==> flow/design.v <==
module sort_pipe #(
parameter DATA_WIDTH='d8
)(
input 				          clk,
input 				          rst_n,
input 					      client_val,
input [(8*DATA_WIDTH)-1:0]    client_data,
output reg                    client_rdy,
input 				          sort_rdy,
output reg                    sort_val,
output reg [8*DATA_WIDTH-1:0]   sort_data
);
reg [DATA_WIDTH-1 : 0] D0;
reg [DATA_WIDTH-1 : 0] D1;
reg [DATA_WIDTH-1 : 0] D2;
reg [DATA_WIDTH-1 : 0] D3;
reg [DATA_WIDTH-1 : 0] D4;
reg [DATA_WIDTH-1 : 0] D5;
reg [DATA_WIDTH-1 : 0] D6;
reg [DATA_WIDTH-1 : 0] D7;
reg [DATA_WIDTH-1:0] P0_C0_MAX;
reg [DATA_WIDTH-1:0] P0_C0_MIN;
reg [DATA_WIDTH-1:0] P0_C1_MIN;
reg [DATA_WIDTH-1:0] P0_C1_MAX;
reg [DATA_WIDTH-1:0] P0_C2_MAX;
reg [DATA_WIDTH-1:0] P0_C2_MIN;
reg [DATA_WIDTH-1:0] P0_C3_MIN;
reg [DATA_WIDTH-1:0] P0_C3_MAX;
reg [DATA_WIDTH-1:0] P1_C0_MAX;
reg [DATA_WIDTH-1:0] P1_C0_MIN;
reg [DATA_WIDTH-1:0] P1_C1_MIN;
reg [DATA_WIDTH-1:0] P1_C1_MAX;
reg [DATA_WIDTH-1:0] P1_C2_MAX;
reg [DATA_WIDTH-1:0] P1_C2_MIN;
reg [DATA_WIDTH-1:0] P1_C3_MIN;
reg [DATA_WIDTH-1:0] P1_C3_MAX;
reg [DATA_WIDTH-1:0] P2_C0_MIN;
reg [DATA_WIDTH-1:0] P2_C0_MAX;
reg [DATA_WIDTH-1:0] P2_C1_MIN;
reg [DATA_WIDTH-1:0] P2_C1_MAX;
reg [DATA_WIDTH-1:0] P3_C0_MIN;
reg [DATA_WIDTH-1:0] P3_C0_MAX;
reg [DATA_WIDTH-1:0] P3_C1_MIN;
reg [DATA_WIDTH-1:0] P3_C1_MAX;
reg [DATA_WIDTH-1:0] P3_C2_MIN;
reg [DATA_WIDTH-1:0] P3_C2_MAX;
reg [DATA_WIDTH-1:0] P3_C3_MIN;
reg [DATA_WIDTH-1:0] P3_C3_MAX;
reg [DATA_WIDTH-1:0] P4_C0_MIN;
reg [DATA_WIDTH-1:0] P4_C0_MAX;
reg [DATA_WIDTH-1:0] P4_C1_MAX;
reg [DATA_WIDTH-1:0] P4_C1_MIN;
reg [DATA_WIDTH-1:0] P4_C2_MIN;
reg [DATA_WIDTH-1:0] P4_C2_MAX;
reg [DATA_WIDTH-1:0] P4_C3_MAX;
reg [DATA_WIDTH-1:0] P4_C3_MIN;
reg [DATA_WIDTH-1:0] P5_C0_MIN;
reg [DATA_WIDTH-1:0] P5_C0_MAX;
reg [DATA_WIDTH-1:0] P5_C1_MAX;
reg [DATA_WIDTH-1:0] P5_C1_MIN;
reg [DATA_WIDTH-1:0] P5_C2_MIN;
reg [DATA_WIDTH-1:0] P5_C2_MAX;
reg [DATA_WIDTH-1:0] P5_C3_MAX;
reg [DATA_WIDTH-1:0] P5_C3_MIN;
reg [DATA_WIDTH-1:0] P2_C0_MIN_D;
reg [DATA_WIDTH-1:0] P2_C2_MIN_D;
reg [DATA_WIDTH-1:0] P2_C1_MAX_D;
reg [DATA_WIDTH-1:0] P2_C3_MAX_D;
reg [DATA_WIDTH-1:0] P4_C0_MIN_D;
reg [DATA_WIDTH-1:0] P4_C0_MAX_D;
reg [DATA_WIDTH-1:0] P4_C3_MIN_D;
reg [DATA_WIDTH-1:0] P4_C3_MAX_D;
reg [DATA_WIDTH-1:0] P5_C0_MIN_D;
reg [DATA_WIDTH-1:0] P5_C3_MAX_D;
reg [7:0] vld;
wire adv = ~vld[7] | sort_rdy;
always @(posedge clk or negedge rst_n) begin
if(~rst_n) D0 <= 'b0;
else if(adv) D0 <= client_data[DATA_WIDTH-1 : 0];
end
always @(posedge clk or negedge rst_n) begin
if(~rst_n) D1 <= 'b0;
else if(adv) D1 <=client_data[(2*DATA_WIDTH)-1 : DATA_WIDTH]; 
end
always @(posedge clk or negedge rst_n) begin
if(~rst_n) D2 <= 'b0;
else if(adv) D2 <=client_data[(3*DATA_WIDTH)-1 :(2*DATA_WIDTH)];
end 
always @(posedge clk or negedge rst_n) begin
if(~rst_n) D3 <= 'b0;
else if(adv) D3 <=client_data[(4*DATA_WIDTH)-1 :(3*DATA_WIDTH)];
end 
always @(posedge clk or negedge rst_n) begin
if(~rst_n) D4 <= 'b0;
else if(adv) D4 <=client_data[(5*DATA_WIDTH)-1 :(4*DATA_WIDTH)];
end 
always @(posedge clk or negedge rst_n) begin
if(~rst_n) D5 <= 'b0;
else if(adv) D5 <=client_data[(6*DATA_WIDTH)-1 :(5*DATA_WIDTH)];
end 
always @(posedge clk or negedge rst_n) begin
if(~rst_n) D6 <= 'b0;
else if(adv) D6 <=client_data[(7*DATA_WIDTH)-1 :(6*DATA_WIDTH)];
end 
always @(posedge clk or negedge rst_n) begin
if(~rst_n) D7 <= 'b0;
else if(adv) D7 <=client_data[(8*DATA_WIDTH)-1 :(7*DATA_WIDTH)]; 
end 
always @(posedge clk or negedge rst_n) begin
	if(~rst_n) P0_C0_MIN <= 'b0;
	else if (adv) if (D0 < D1) begin
		P0_C0_MIN <= D0;
	end
	else P0_C0_MIN <= D1;
end
always @(posedge clk or negedge rst_n) begin
	if(~rst_n) P0_C0_MAX <= 'b0;
	else if (adv) if (D0 > D1) begin
		P0_C0_MAX <= D0;
	end
	else P0_C0_MAX <= D1;
end
always @(posedge clk or negedge rst_n) begin
	if(~rst_n) P0_C1_MIN <= 'b0;
	else if (adv) if (D2 < D3) begin
		P0_C1_MIN <= D2;
	end
	else P0_C1_MIN <= D3;
end
always @(posedge clk or negedge rst_n) begin
	if(~rst_n) P0_C1_MAX <= 'b0;
	else if (adv) if (D2 > D3) begin
		P0_C1_MAX <= D2;
	end
	else P0_C1_MAX <= D3;
end
always @(posedge clk or negedge rst_n) begin
	if(~rst_n) P0_C2_MIN <= 'b0;
	else if (adv) if (D4 < D5) begin
		P0_C2_MIN <= D4;
	end
	else P0_C2_MIN <= D5;
end
always @(posedge clk or negedge rst_n) begin
	if(~rst_n) P0_C2_MAX <= 'b0;
	else if (adv) if (D4 > D5) begin
		P0_C2_MAX <= D4;
	end
	else P0_C2_MAX <= D5;
end
always @(posedge clk or negedge rst_n) begin
	if(~rst_n) P0_C3_MIN <= 'b0;
	else if (adv) if (D6 < D7) begin
		P0_C3_MIN <= D6;
	end
	else P0_C3_MIN <= D7;
end
always @(posedge clk or negedge rst_n) begin
	if(~rst_n) P0_C3_MAX <= 'b0;
	else if (adv) if (D6 > D7) begin
		P0_C3_MAX <= D6;
	end
	else P0_C3_MAX <= D7;
end
always @(posedge clk or negedge rst_n) begin
if(~rst_n) P1_C0_MIN <= 'b0;
	else if (adv) if (P0_C0_MIN < P0_C1_MIN) begin
		P1_C0_MIN <=P0_C0_MIN;
	end
	else P1_C0_MIN <= P0_C1_MIN;
end
always @(posedge clk or negedge rst_n) begin
if(~rst_n) P1_C0_MAX <= 'b0;
	else if (adv) if (P0_C0_MIN >P0_C1_MIN) begin
		P1_C0_MAX <=P0_C0_MIN;
	end
	else P1_C0_MAX <= P0_C1_MIN;
end
always @(posedge clk or negedge rst_n) begin
if(~rst_n) P1_C1_MIN <= 'b0;
	else if (adv) if (P0_C0_MAX < P0_C1_MAX) begin
		P1_C1_MIN <=P0_C0_MAX;
	end
	else P1_C1_MIN <= P0_C1_MAX;
end
always @(posedge clk or negedge rst_n) begin
if(~rst_n) P1_C1_MAX <= 'b0;
	else if (adv) if (P0_C0_MAX >P0_C1_MAX) begin
		P1_C1_MAX <=P0_C0_MAX;
	end
	else P1_C1_MAX <= P0_C1_MAX;
end
always @(posedge clk or negedge rst_n) begin
if(~rst_n) P1_C2_MIN <= 'b0;
	else if (adv) if (P0_C2_MIN < P0_C3_MIN) begin
		P1_C2_MIN <=P0_C2_MIN;
	end
	else P1_C2_MIN <= P0_C3_MIN;
end
always @(posedge clk or negedge rst_n) begin
if(~rst_n) P1_C2_MAX <= 'b0;
	else if (adv) if (P0_C2_MIN >P0_C3_MIN) begin
		P1_C2_MAX <=P0_C2_MIN;
end
	else P1_C2_MAX <= P0_C3_MIN;
end
always @(posedge clk or negedge rst_n) begin
if(~rst_n) P1_C3_MIN <= 'b0;
	else if (adv) if (P0_C2_MAX < P0_C3_MAX) begin
		P1_C3_MIN <=P0_C2_MAX;
	end
	else P1_C3_MIN <= P0_C3_MAX;
end
always @(posedge clk or negedge rst_n) begin
if(~rst_n) P1_C3_MAX <= 'b0;
	else if (adv) if (P0_C2_MAX >P0_C3_MAX) begin
		P1_C3_MAX <=P0_C2_MAX;
	end
	else P1_C3_MAX <= P0_C3_MAX;
end
always @(posedge clk or negedge rst_n) begin
if(~rst_n) P2_C0_MIN <= 'b0;
else if (adv) if(P1_C0_MAX<P1_C1_MIN)begin
       P2_C0_MIN<=P1_C0_MAX;
end
	 else P2_C0_MIN<=P1_C1_MIN;
	end
always @(posedge clk or negedge rst_n) begin  
if(~rst_n) P2_C0_MAX <= 'b0;
else if (adv) if(P1_C0_MAX>P1_C1_MIN) begin
     P2_C0_MAX<=P1_C0_MAX;
	 end
	 else P2_C0_MAX<=P1_C1_MIN;
	 end
always @(posedge clk or negedge rst_n) begin
if(~rst_n) P2_C1_MIN <= 'b0;
else if (adv) if(P1_C2_MAX<P1_C3_MIN)begin
     P2_C1_MIN<=P1_C2_MAX;
	 end
	 else P2_C1_MIN<=P1_C3_MIN;
	 end
always @(posedge clk or negedge rst_n) begin  
if(~rst_n) P2_C1_MAX <= 'b0;
else if (adv) if(P1_C2_MAX>P1_C3_MIN)begin
     P2_C1_MAX<=P1_C2_MAX;
	 end
	 else P2_C1_MAX<=P1_C3_MIN;
	 end
always @(posedge clk or negedge rst_n) begin
if(~rst_n) P3_C0_MIN <= 'b0;
else if (adv) if(P2_C0_MIN_D<P2_C2_MIN_D)begin
     P3_C0_MIN<=P2_C0_MIN_D;
	 end
	 else P3_C0_MIN<=P2_C2_MIN_D;
end
always @(posedge clk or negedge rst_n) begin
if(~rst_n) P3_C2_MIN <= 'b0;
else if (adv) if(P2_C0_MIN_D<P2_C2_MIN_D)begin
     P3_C2_MIN<=P2_C2_MIN_D;
	 end
	 else P3_C2_MIN<=P2_C0_MIN_D;
end
always @(posedge clk or negedge rst_n) begin
if(~rst_n) P3_C0_MAX <= 'b0;
else if (adv) if(P2_C0_MIN<P2_C1_MIN)begin
     P3_C0_MAX<=P2_C0_MIN;
	 end
	 else P3_C0_MAX<=P2_C1_MIN;
	 end
always @(posedge clk or negedge rst_n) begin
if(~rst_n) P3_C2_MAX <= 'b0;
else if (adv) if(P2_C0_MIN<P2_C1_MIN)begin
     P3_C2_MAX<=P2_C1_MIN;
	 end
	 else P3_C2_MAX<=P2_C0_MIN;
 end
 always @(posedge clk or negedge rst_n) begin
 if(~rst_n)P3_C1_MIN<='b0;
 else if (adv) if(P2_C0_MAX<P2_C1_MAX)begin
  P3_C1_MIN<=P2_C0_MAX;
  end
  else P3_C1_MIN<=P2_C1_MAX;
  end
   always @(posedge clk or negedge rst_n) begin
 if(~rst_n)P3_C3_MIN<='b0;
 else if (adv) if(P2_C0_MAX<P2_C1_MAX)begin
  P3_C3_MIN<=P2_C1_MAX;
  end
  else P3_C3_MIN<=P2_C0_MAX;
  end
  always @(posedge clk or negedge rst_n) begin
 if(~rst_n)P3_C1_MAX<='b0;
 else if (adv) if(P2_C1_MAX_D<P2_C3_MAX_D)begin
  P3_C1_MAX<=P2_C1_MAX_D;
  end
  else P3_C1_MAX<=P2_C3_MAX_D;
  end
   always @(posedge clk or negedge rst_n) begin
 if(~rst_n)P3_C3_MAX<='b0;
 else if (adv) if(P2_C1_MAX_D<P2_C3_MAX_D)begin
  P3_C3_MAX<=P2_C3_MAX_D;
  end
  else P3_C3_MAX<=P2_C1_MAX_D;
  end
always @(posedge clk or negedge rst_n) begin
  if(~rst_n)P4_C1_MIN<='b0;
  else if (adv) if(P3_C1_MIN>P3_C2_MIN)begin
  P4_C1_MIN<=P3_C2_MIN;
  end
  else P4_C1_MIN <=P3_C1_MIN;
  end
always @(posedge clk or negedge rst_n) begin
  if(~rst_n)P4_C2_MIN<='b0;
  else if (adv) if(P3_C1_MIN>P3_C2_MIN)begin
  P4_C2_MIN<=P3_C1_MIN;
  end
  else P4_C2_MIN <=P3_C2_MIN;
  end 
always @(posedge clk or negedge rst_n) begin
   if(~rst_n) P4_C1_MAX<='b0;
   else if (adv) if(P3_C1_MAX<P3_C2_MAX)begin
   P4_C1_MAX<=P3_C1_MAX;
   end
   else  P4_C1_MAX<=P3_C2_MAX;
   end
always @(posedge clk or negedge rst_n) begin
   if(~rst_n)P4_C2_MAX<='b0;
   else if (adv) if(P3_C1_MAX<P3_C2_MAX)begin
   P4_C2_MAX<=P3_C2_MAX;
   end
   else P4_C2_MAX<=P3_C1_MAX;
   end
always @(posedge clk or negedge rst_n) begin
   if(~rst_n)P5_C0_MAX<='b0;
   else if (adv) if(P4_C0_MAX_D>P4_C1_MIN)begin
   P5_C0_MAX<=P4_C1_MIN;
   end
   else P5_C0_MAX<=P4_C0_MAX_D;
   end
always @(posedge clk or negedge rst_n) begin
   if(~rst_n)P5_C1_MIN<='b0;
   else if (adv) if(P4_C0_MAX_D>P4_C1_MIN)begin
   P5_C1_MIN<=P4_C0_MAX_D;
   end
   else  P5_C1_MIN<=P4_C1_MIN;
end
always @(posedge clk or negedge rst_n) begin
   if(~rst_n)P5_C1_MAX<='b0;
   else if (adv) if(P4_C1_MAX>P4_C2_MIN)begin
   P5_C1_MAX<=P4_C2_MIN;
   end
   else  P5_C1_MAX<=P4_C1_MAX;
end
always @(posedge clk or negedge rst_n) begin
   if(~rst_n)P5_C2_MIN<='b0;
   else if (adv) if(P4_C1_MAX>P4_C2_MIN)begin
   P5_C2_MIN<=P4_C1_MAX;
   end
   else P5_C2_MIN<=P4_C2_MIN;
   end
always @(posedge clk or negedge rst_n) begin
   if(~rst_n)P5_C2_MAX<='b0;
   else if (adv) if(P4_C2_MAX>P4_C3_MIN_D)begin
   	P5_C2_MAX<=P4_C3_MIN_D;
   end
   else  P5_C2_MAX<=P4_C2_MAX;
end
always @(posedge clk or negedge rst_n) begin
   if(~rst_n)P5_C3_MIN<='b0;
   else if (adv) if(P4_C2_MAX>P4_C3_MIN_D)begin
   P5_C3_MIN<=P4_C2_MAX;
   end
   else P5_C3_MIN<=P4_C3_MIN_D;
   end
always @(posedge clk or negedge rst_n) begin
   if(~rst_n) begin
      P2_C0_MIN_D <= 'b0; P2_C2_MIN_D <= 'b0; P2_C1_MAX_D <= 'b0; P2_C3_MAX_D <= 'b0;
      P4_C0_MIN_D <= 'b0; P4_C0_MAX_D <= 'b0; P4_C3_MIN_D <= 'b0; P4_C3_MAX_D <= 'b0;
      P5_C0_MIN_D <= 'b0; P5_C3_MAX_D <= 'b0;
   end
   else if (adv) begin
      P2_C0_MIN_D <= P1_C0_MIN; P2_C2_MIN_D <= P1_C2_MIN; P2_C1_MAX_D <= P1_C1_MAX; P2_C3_MAX_D <= P1_C3_MAX;
      P4_C0_MIN_D <= P3_C0_MIN; P4_C0_MAX_D <= P3_C0_MAX; P4_C3_MIN_D <= P3_C3_MIN; P4_C3_MAX_D <= P3_C3_MAX;
      P5_C0_MIN_D <= P4_C0_MIN_D; P5_C3_MAX_D <= P4_C3_MAX_D;
   end
end
always @(posedge clk or negedge rst_n) begin
   if(~rst_n) vld <= 'b0;
   else if (adv) vld <= {vld[6:0], client_val};
end
always @(posedge clk or negedge rst_n) begin
   if(~rst_n) sort_data <= 64'b0;
   else if (adv)
     sort_data <= {P5_C0_MIN_D,P5_C0_MAX,P5_C1_MIN,P5_C1_MAX,P5_C2_MIN,P5_C2_MAX,P5_C3_MIN,P5_C3_MAX_D};
end
always @(*) begin
   sort_val   = vld[7];
   client_rdy = adv;
end
endmodule
==> reports on sort_pipe <==
Step by step through the tools: sort_pipe
Module sort_pipe before and after one edit of its RTL, step after step.
"original" refers to lines of the RTL above, "edited" to lines of the edited file.
"change" is "edited" less "original", of the values as shown; "relative change" is that difference over "original", in percent.
Operators carry their Yosys type and port widths (W data, S select, Z words).
Library cell names are shortened.
The mark -- stands for no value.
- design top: sort_pipe
- clock: clk
- standard-cell library: sky130hd
- corner: tt_025C_1v80

Edit of the RTL
The edit as a unified diff against the file above.
The edit is scripted: it alters the design's behaviour and was not made to optimise anything.
begin of diff
@@ -6,9 +6,11 @@
 input 					      client_val,
 input [(8*DATA_WIDTH)-1:0]    client_data,
-output reg                    client_rdy,
+output reg                    client_rdy_pin,
 input 				          sort_rdy,
 output reg                    sort_val,
 output reg [8*DATA_WIDTH-1:0]   sort_data
 );
+reg client_rdy;
+always @(posedge clk) client_rdy_pin <= client_rdy;
 reg [DATA_WIDTH-1 : 0] D0;
 reg [DATA_WIDTH-1 : 0] D1;
end of diff

Elaborated design
Source: Yosys, flattened and elaborated, memories not mapped. Widths are those after wreduce; folded enables and synchronous resets count as part of the registers. Registers that Yosys merges into a memory's read port (data or address) are not register bits. Print and check cells do not count. Equal cells are merged and count once.
- storage and ports (element ; original ; edited ; change ; relative change (%)):
    flip-flop bits (word level) ; 520 ; 521 ; +1 ; +0.19
    bits of input ports ; 68 ; 68 ; 0 ; 0.00
    output and inout port bits ; 66 ; 66 ; 0 ; 0.00
    cells after elaboration ; 127 ; 128 ; +1 ; +0.79
- operators by class (element ; original ; edited ; change ; relative change (%)):
    $lt $le $gt $ge ; 29 ; 29 ; 0 ; 0.00
    mux-type cells ; 38 ; 38 ; 0 ; 0.00
    bitwise gates (word level) ; 2 ; 2 ; 0 ; 0.00
- operators with widths (operator ; original ; edited ; change ; relative change (%)):
    $mux W8 ; 38 ; 38 ; 0 ; 0.00
    $lt A8 B8 Y1 ; 15 ; 15 ; 0 ; 0.00
    $gt A8 B8 Y1 ; 14 ; 14 ; 0 ; 0.00
    $not A1 Y1 ; 1 ; 1 ; 0 ; 0.00
    $or A1 B1 Y1 ; 1 ; 1 ; 0 ; 0.00

Depth
Depth = most cells in a row (Yosys ltp): at word level without a register or memory, in the mapped netlist without a sequential cell, where the memories' decode and read muxes count.
- depth (element ; original ; edited ; change ; relative change (%)):
    depth after elaboration ; 2 ; 2 ; 0 ; 0.00
    ABC_AREA ; 0 ; 0 ; -- ; --
    gate-level depth with buffers ; 8 ; 8 ; 0 ; 0.00
    gate-level depth less buffers ; 7 ; 7 ; 0 ; 0.00

Mapped cells and area
Yosys stat after the flow's synthesis: flattened, memories mapped to cells. It holds for the ABC_AREA given above (unset counts as 0); a run with the other value may have another netlist.
- synthesis totals (element ; original ; edited ; change ; relative change (%)):
    cell count ; 3221 ; 3222 ; +1 ; +0.03
    cell area after synthesis (um^2) ; 28244.6 ; 28250.8 ; +6.2 ; +0.02
    sequential area (um^2) ; 13012.5 ; 13032.5 ; +20.0 ; +0.15
    flip-flop cells ; 520 ; 521 ; +1 ; +0.19
    buffers ; 188 ; 188 ; 0 ; 0.00
- cells by type (cell ; original ; edited ; change ; relative change (%)):
    nor2_4 ; 10 ; 8 ; -2 ; -20.00
    o21ai_0 ; 248 ; 249 ; +1 ; +0.40
    nor2_1 ; 191 ; 192 ; +1 ; +0.52
    o211ai_1 ; 123 ; 122 ; -1 ; -0.81
    buf_2 ; 96 ; 97 ; +1 ; +1.04
    clkbuf_1 ; 57 ; 56 ; -1 ; -1.75
    o21ai_2 ; 19 ; 18 ; -1 ; -5.26
    buf_4 ; 14 ; 15 ; +1 ; +7.14
    a211o_2 ; 11 ; 12 ; +1 ; +9.09
    o211ai_2 ; 8 ; 9 ; +1 ; +12.50
    buf_1 ; 7 ; 6 ; -1 ; -14.29
    nand4_2 ; 7 ; 8 ; +1 ; +14.29
    nand4_4 ; 7 ; 6 ; -1 ; -14.29
    nor2_2 ; 7 ; 8 ; +1 ; +14.29
    a211o_1 ; 3 ; 2 ; -1 ; -33.33
    dfxtp_1 ; 0 ; 1 ; +1 ; --
    nand2_1 ; 604 ; 604 ; 0 ; 0.00
    dfrtp_1 ; 520 ; 520 ; 0 ; 0.00
Not every row of either side is listed.

Worst setup path after synthesis
Source: OpenSTA report_checks on the synthesized netlist (no wires, ideal clock, input and output delay 20% of the period each), path of least setup slack; recovery checks are left aside. Register names are those of the netlist, which keeps one name where synthesis merged equal registers.
- path post-synthesis (element ; original ; edited ; change ; relative change (%)):
    path type ; input -> output ; register -> register ; -- ; --
    start ; in sort_rdy ; reg P0_C0_MAX[1] ; -- ; --
    end ; out client_rdy ; reg P1_C1_MIN[1] ; -- ; --
    clock period (ps) ; 3000 ; 3000 ; 0 ; 0.00
    external input delay (ps) ; 600 ; -- ; -- ; --
    output delay (ps) ; 600 ; -- ; -- ; --
    setup time (ps) ; -- ; 135 ; -- ; --
    launch time at the first pin (ps) ; 600 ; 0 ; -600 ; -100.00
    data arrival time (ps) ; 1296 ; 1586 ; +290 ; +22.38
    required time (ps) ; 2400 ; 2865 ; +465 ; +19.38
    slack (ps) ; 1104 ; 1280 ; +176 ; --
    path delay (ps) ; 696 ; 1721 ; +1025 ; +147.27
    stages on the path ; 5 ; 7 ; +2 ; +40.00
    path buffers ; 3 ; 0 ; -3 ; -100.00
    synthesis period reached (ps) ; 1896 ; 1720 ; -176 ; -9.28
"path delay" is the arrival time less input delay plus setup time.
At an output port there is no setup time.
"stages on the path" counts driving pins, that of a launching flip-flop among them; a cell with two outputs on the path counts twice.
"synthesis period reached" = period - worst setup slack (recovery checks aside). The figure is calculated, with input and output delays left at 20% of the set period.
The rows between start and end are the longest chain of elaborated cells between them; the timing report does not say that the signal goes this way. Where chains are equally long, one stands for them.
Each line given opens the expression or statement behind the cell; cells for indexed reads and writes are added by Yosys, which also makes memories of some case tables.
A register here has more assigning lines than the two given.
On the way, post-synthesis, original:
- path through: nor2b_2 -> inv_2 -> buf_4 -> buf_2 -> buf_2
- noted length of the longest elaborated chain: 1
- elaborated cells on any way between the ends: 1
- classes of those cells: 1 x logic
- ends and longest elaborated chain, post-synthesis, original (element ; RTL line ; text):
    from (decl) ; 9 ; input sort_rdy,
    $or A1 B1 Y1 ; 76 ; wire adv = ~vld[7] | sort_rdy;
    to (decl) ; 8 ; output reg                    client_rdy,
On the way, post-synthesis, edited:
- path through: dfrtp_1 -> ha_1 -> nor2b_1 -> o211ai_1 -> a21oi_1 -> o211ai_1 -> o211ai_1
- noted length of the longest elaborated chain: 2
- elaborated cells on any way between the ends: 2
- classes of those cells: 1 x compare; 1 x mux
- ends and longest elaborated chain, post-synthesis, edited (element ; RTL line ; text):
    from (decl) ; 23 ; reg [DATA_WIDTH-1:0] P0_C0_MAX;
    from (assign) ; 119 ; if(~rst_n) P0_C0_MAX <= 'b0;
    from (assign) ; 121 ; P0_C0_MAX <= D0;
    $lt A8 B8 Y1 ; 183 ; else if (adv) if (P0_C0_MAX < P0_C1_MAX) begin
    $mux W8 ; 183 ;
    to (assign) ; 182 ; if(~rst_n) P1_C1_MIN <= 'b0;
    to (assign) ; 184 ; P1_C1_MIN <=P0_C0_MAX;
    to (decl) ; 33 ; reg [DATA_WIDTH-1:0] P1_C1_MIN;

Timing after layout
Path of least setup slack in the final report of the runs of pair 1 (OpenROAD, finished layout, wires in). Where an end is a register, its clock arrival counts in the times.
The path's times are printed in steps of 10 ps; the period is the one set.
- path post-layout (element ; original ; edited ; change ; relative change (%)):
    path type ; register -> output ; register -> register ; -- ; --
    start ; reg vld[7] ; reg P0_C1_MAX[5] ; -- ; --
    end ; out client_rdy ; reg P1_C1_MAX[5] ; -- ; --
    clock period (ps) ; 2500 ; 2500 ; 0 ; 0.00
    output delay (ps) ; 500 ; -- ; -- ; --
    setup time (ps) ; -- ; 140 ; -- ; --
    launch time at the first pin (ps) ; 610 ; 620 ; +10 ; +1.64
    data arrival time (ps) ; 1850 ; 2590 ; +740 ; +40.00
    required time (ps) ; 2000 ; 2980 ; +980 ; +49.00
    slack (ps) ; 150 ; 390 ; +240 ; --
    stages on the path ; 4 ; 8 ; +4 ; +100.00
    path buffers ; 1 ; 0 ; -1 ; -100.00
The rows between start and end are the longest chain of elaborated cells between them; the timing report does not say that the signal goes this way. Where chains are equally long, one stands for them.
A register here has more assigning lines than the two given.
On the way, post-layout, original:
- path through: dfrtp_1 -> nor2b_4 -> inv_8 -> clkdlybuf4s50_1
- noted length of the longest elaborated chain: 2
- elaborated cells on any way between the ends: 2
- classes of those cells: 2 x logic
- ends and longest elaborated chain, post-layout, original (element ; RTL line ; text):
    from (decl) ; 75 ; reg [7:0] vld;
    from (assign) ; 388 ; if(~rst_n) vld <= 'b0;
    from (assign) ; 389 ; else if (adv) vld <= {vld[6:0], client_val};
    $not A1 Y1 ; 76 ; wire adv = ~vld[7] | sort_rdy;
    $or A1 B1 Y1 ; 76 ;
    to (decl) ; 8 ; output reg                    client_rdy,
On the way, post-layout, edited:
- path through: dfrtp_1 -> inv_1 -> ha_1 -> a21oi_1 -> o21a_1 -> nor2_2 -> o21ai_0 -> a31oi_1
- noted length of the longest elaborated chain: 2
- elaborated cells on any way between the ends: 2
- classes of those cells: 1 x compare; 1 x mux
- ends and longest elaborated chain, post-layout, edited (element ; RTL line ; text):
    from (decl) ; 26 ; reg [DATA_WIDTH-1:0] P0_C1_MAX;
    from (assign) ; 133 ; if(~rst_n) P0_C1_MAX <= 'b0;
    from (assign) ; 135 ; P0_C1_MAX <= D2;
    $gt A8 B8 Y1 ; 190 ; else if (adv) if (P0_C0_MAX >P0_C1_MAX) begin
    $mux W8 ; 190 ;
    to (assign) ; 189 ; if(~rst_n) P1_C1_MAX <= 'b0;
    to (assign) ; 191 ; P1_C1_MAX <=P0_C0_MAX;
    to (decl) ; 34 ; reg [DATA_WIDTH-1:0] P1_C1_MAX;

Layout results
Runs of the flow (Yosys, OpenROAD) on both versions; the two runs of a pair have the same settings. The constraints put input and output delay at 20% of the set period each and load the outputs with 0.01 pF.
Settings, pair 1:
- CORE_UTILIZATION: 40
- PLACE_DENSITY at 0.6
- period_ns: 2.5
- CAP_MARGIN at 20
- CORE_MARGIN at 2
- SLEW_MARGIN: 20
- results, pair 1 (element ; original ; edited ; change ; relative change (%)):
    Yosys chip area after synthesis (um^2) ; 28244.6 ; 28250.8 ; +6.2 ; +0.02
    overall die area (um^2) ; 72754.3 ; 72767.8 ; +13.5 ; +0.02
    standard-cell area after layout (um^2) ; 32690.1 ; 32921.6 ; +231.5 ; +0.71
    final utilization (%) ; 46.7 ; 47.0 ; +0.3 ; --
    setup slack of the worst path (ps) ; 155 ; 392 ; +237 ; --
    total negative slack on setup checks (ps) ; 0 ; 0 ; 0 ; --
    worst hold slack in the final report (ps) ; 401 ; 399 ; -2 ; --
    power consumption (mW) ; 50.433 ; 50.675 ; +0.242 ; +0.48
Settings, pair 2:
- CORE_UTILIZATION: 66
- noted GPL_ROUTABILITY_DRIVEN: 1
- GPL_TIMING_DRIVEN: 0
- PLACE_DENSITY at 0.8
- period_ns: 2.39
- CAP_MARGIN at 20
- CORE_MARGIN at 2
- SLEW_MARGIN: 20
- results, pair 2 (element ; original ; edited ; change ; relative change (%)):
    Yosys chip area after synthesis (um^2) ; 28244.6 ; 28250.8 ; +6.2 ; +0.02
    overall die area (um^2) ; 44466.2 ; 44474.6 ; +8.4 ; +0.02
    standard-cell area after layout (um^2) ; 32312.2 ; 32296.0 ; -16.2 ; -0.05
    final utilization (%) ; 76.7 ; 76.7 ; 0.0 ; --
    setup slack of the worst path (ps) ; 1 ; 45 ; +44 ; --
    total negative slack on setup checks (ps) ; 0 ; 0 ; 0 ; --
    power consumption (mW) ; 55.970 ; 55.404 ; -0.566 ; -1.01
By "power consumption" is meant OpenSTA's value without simulated activity: inputs other than the clock are taken to toggle once in ten clock periods, and the tool carries that through the logic.
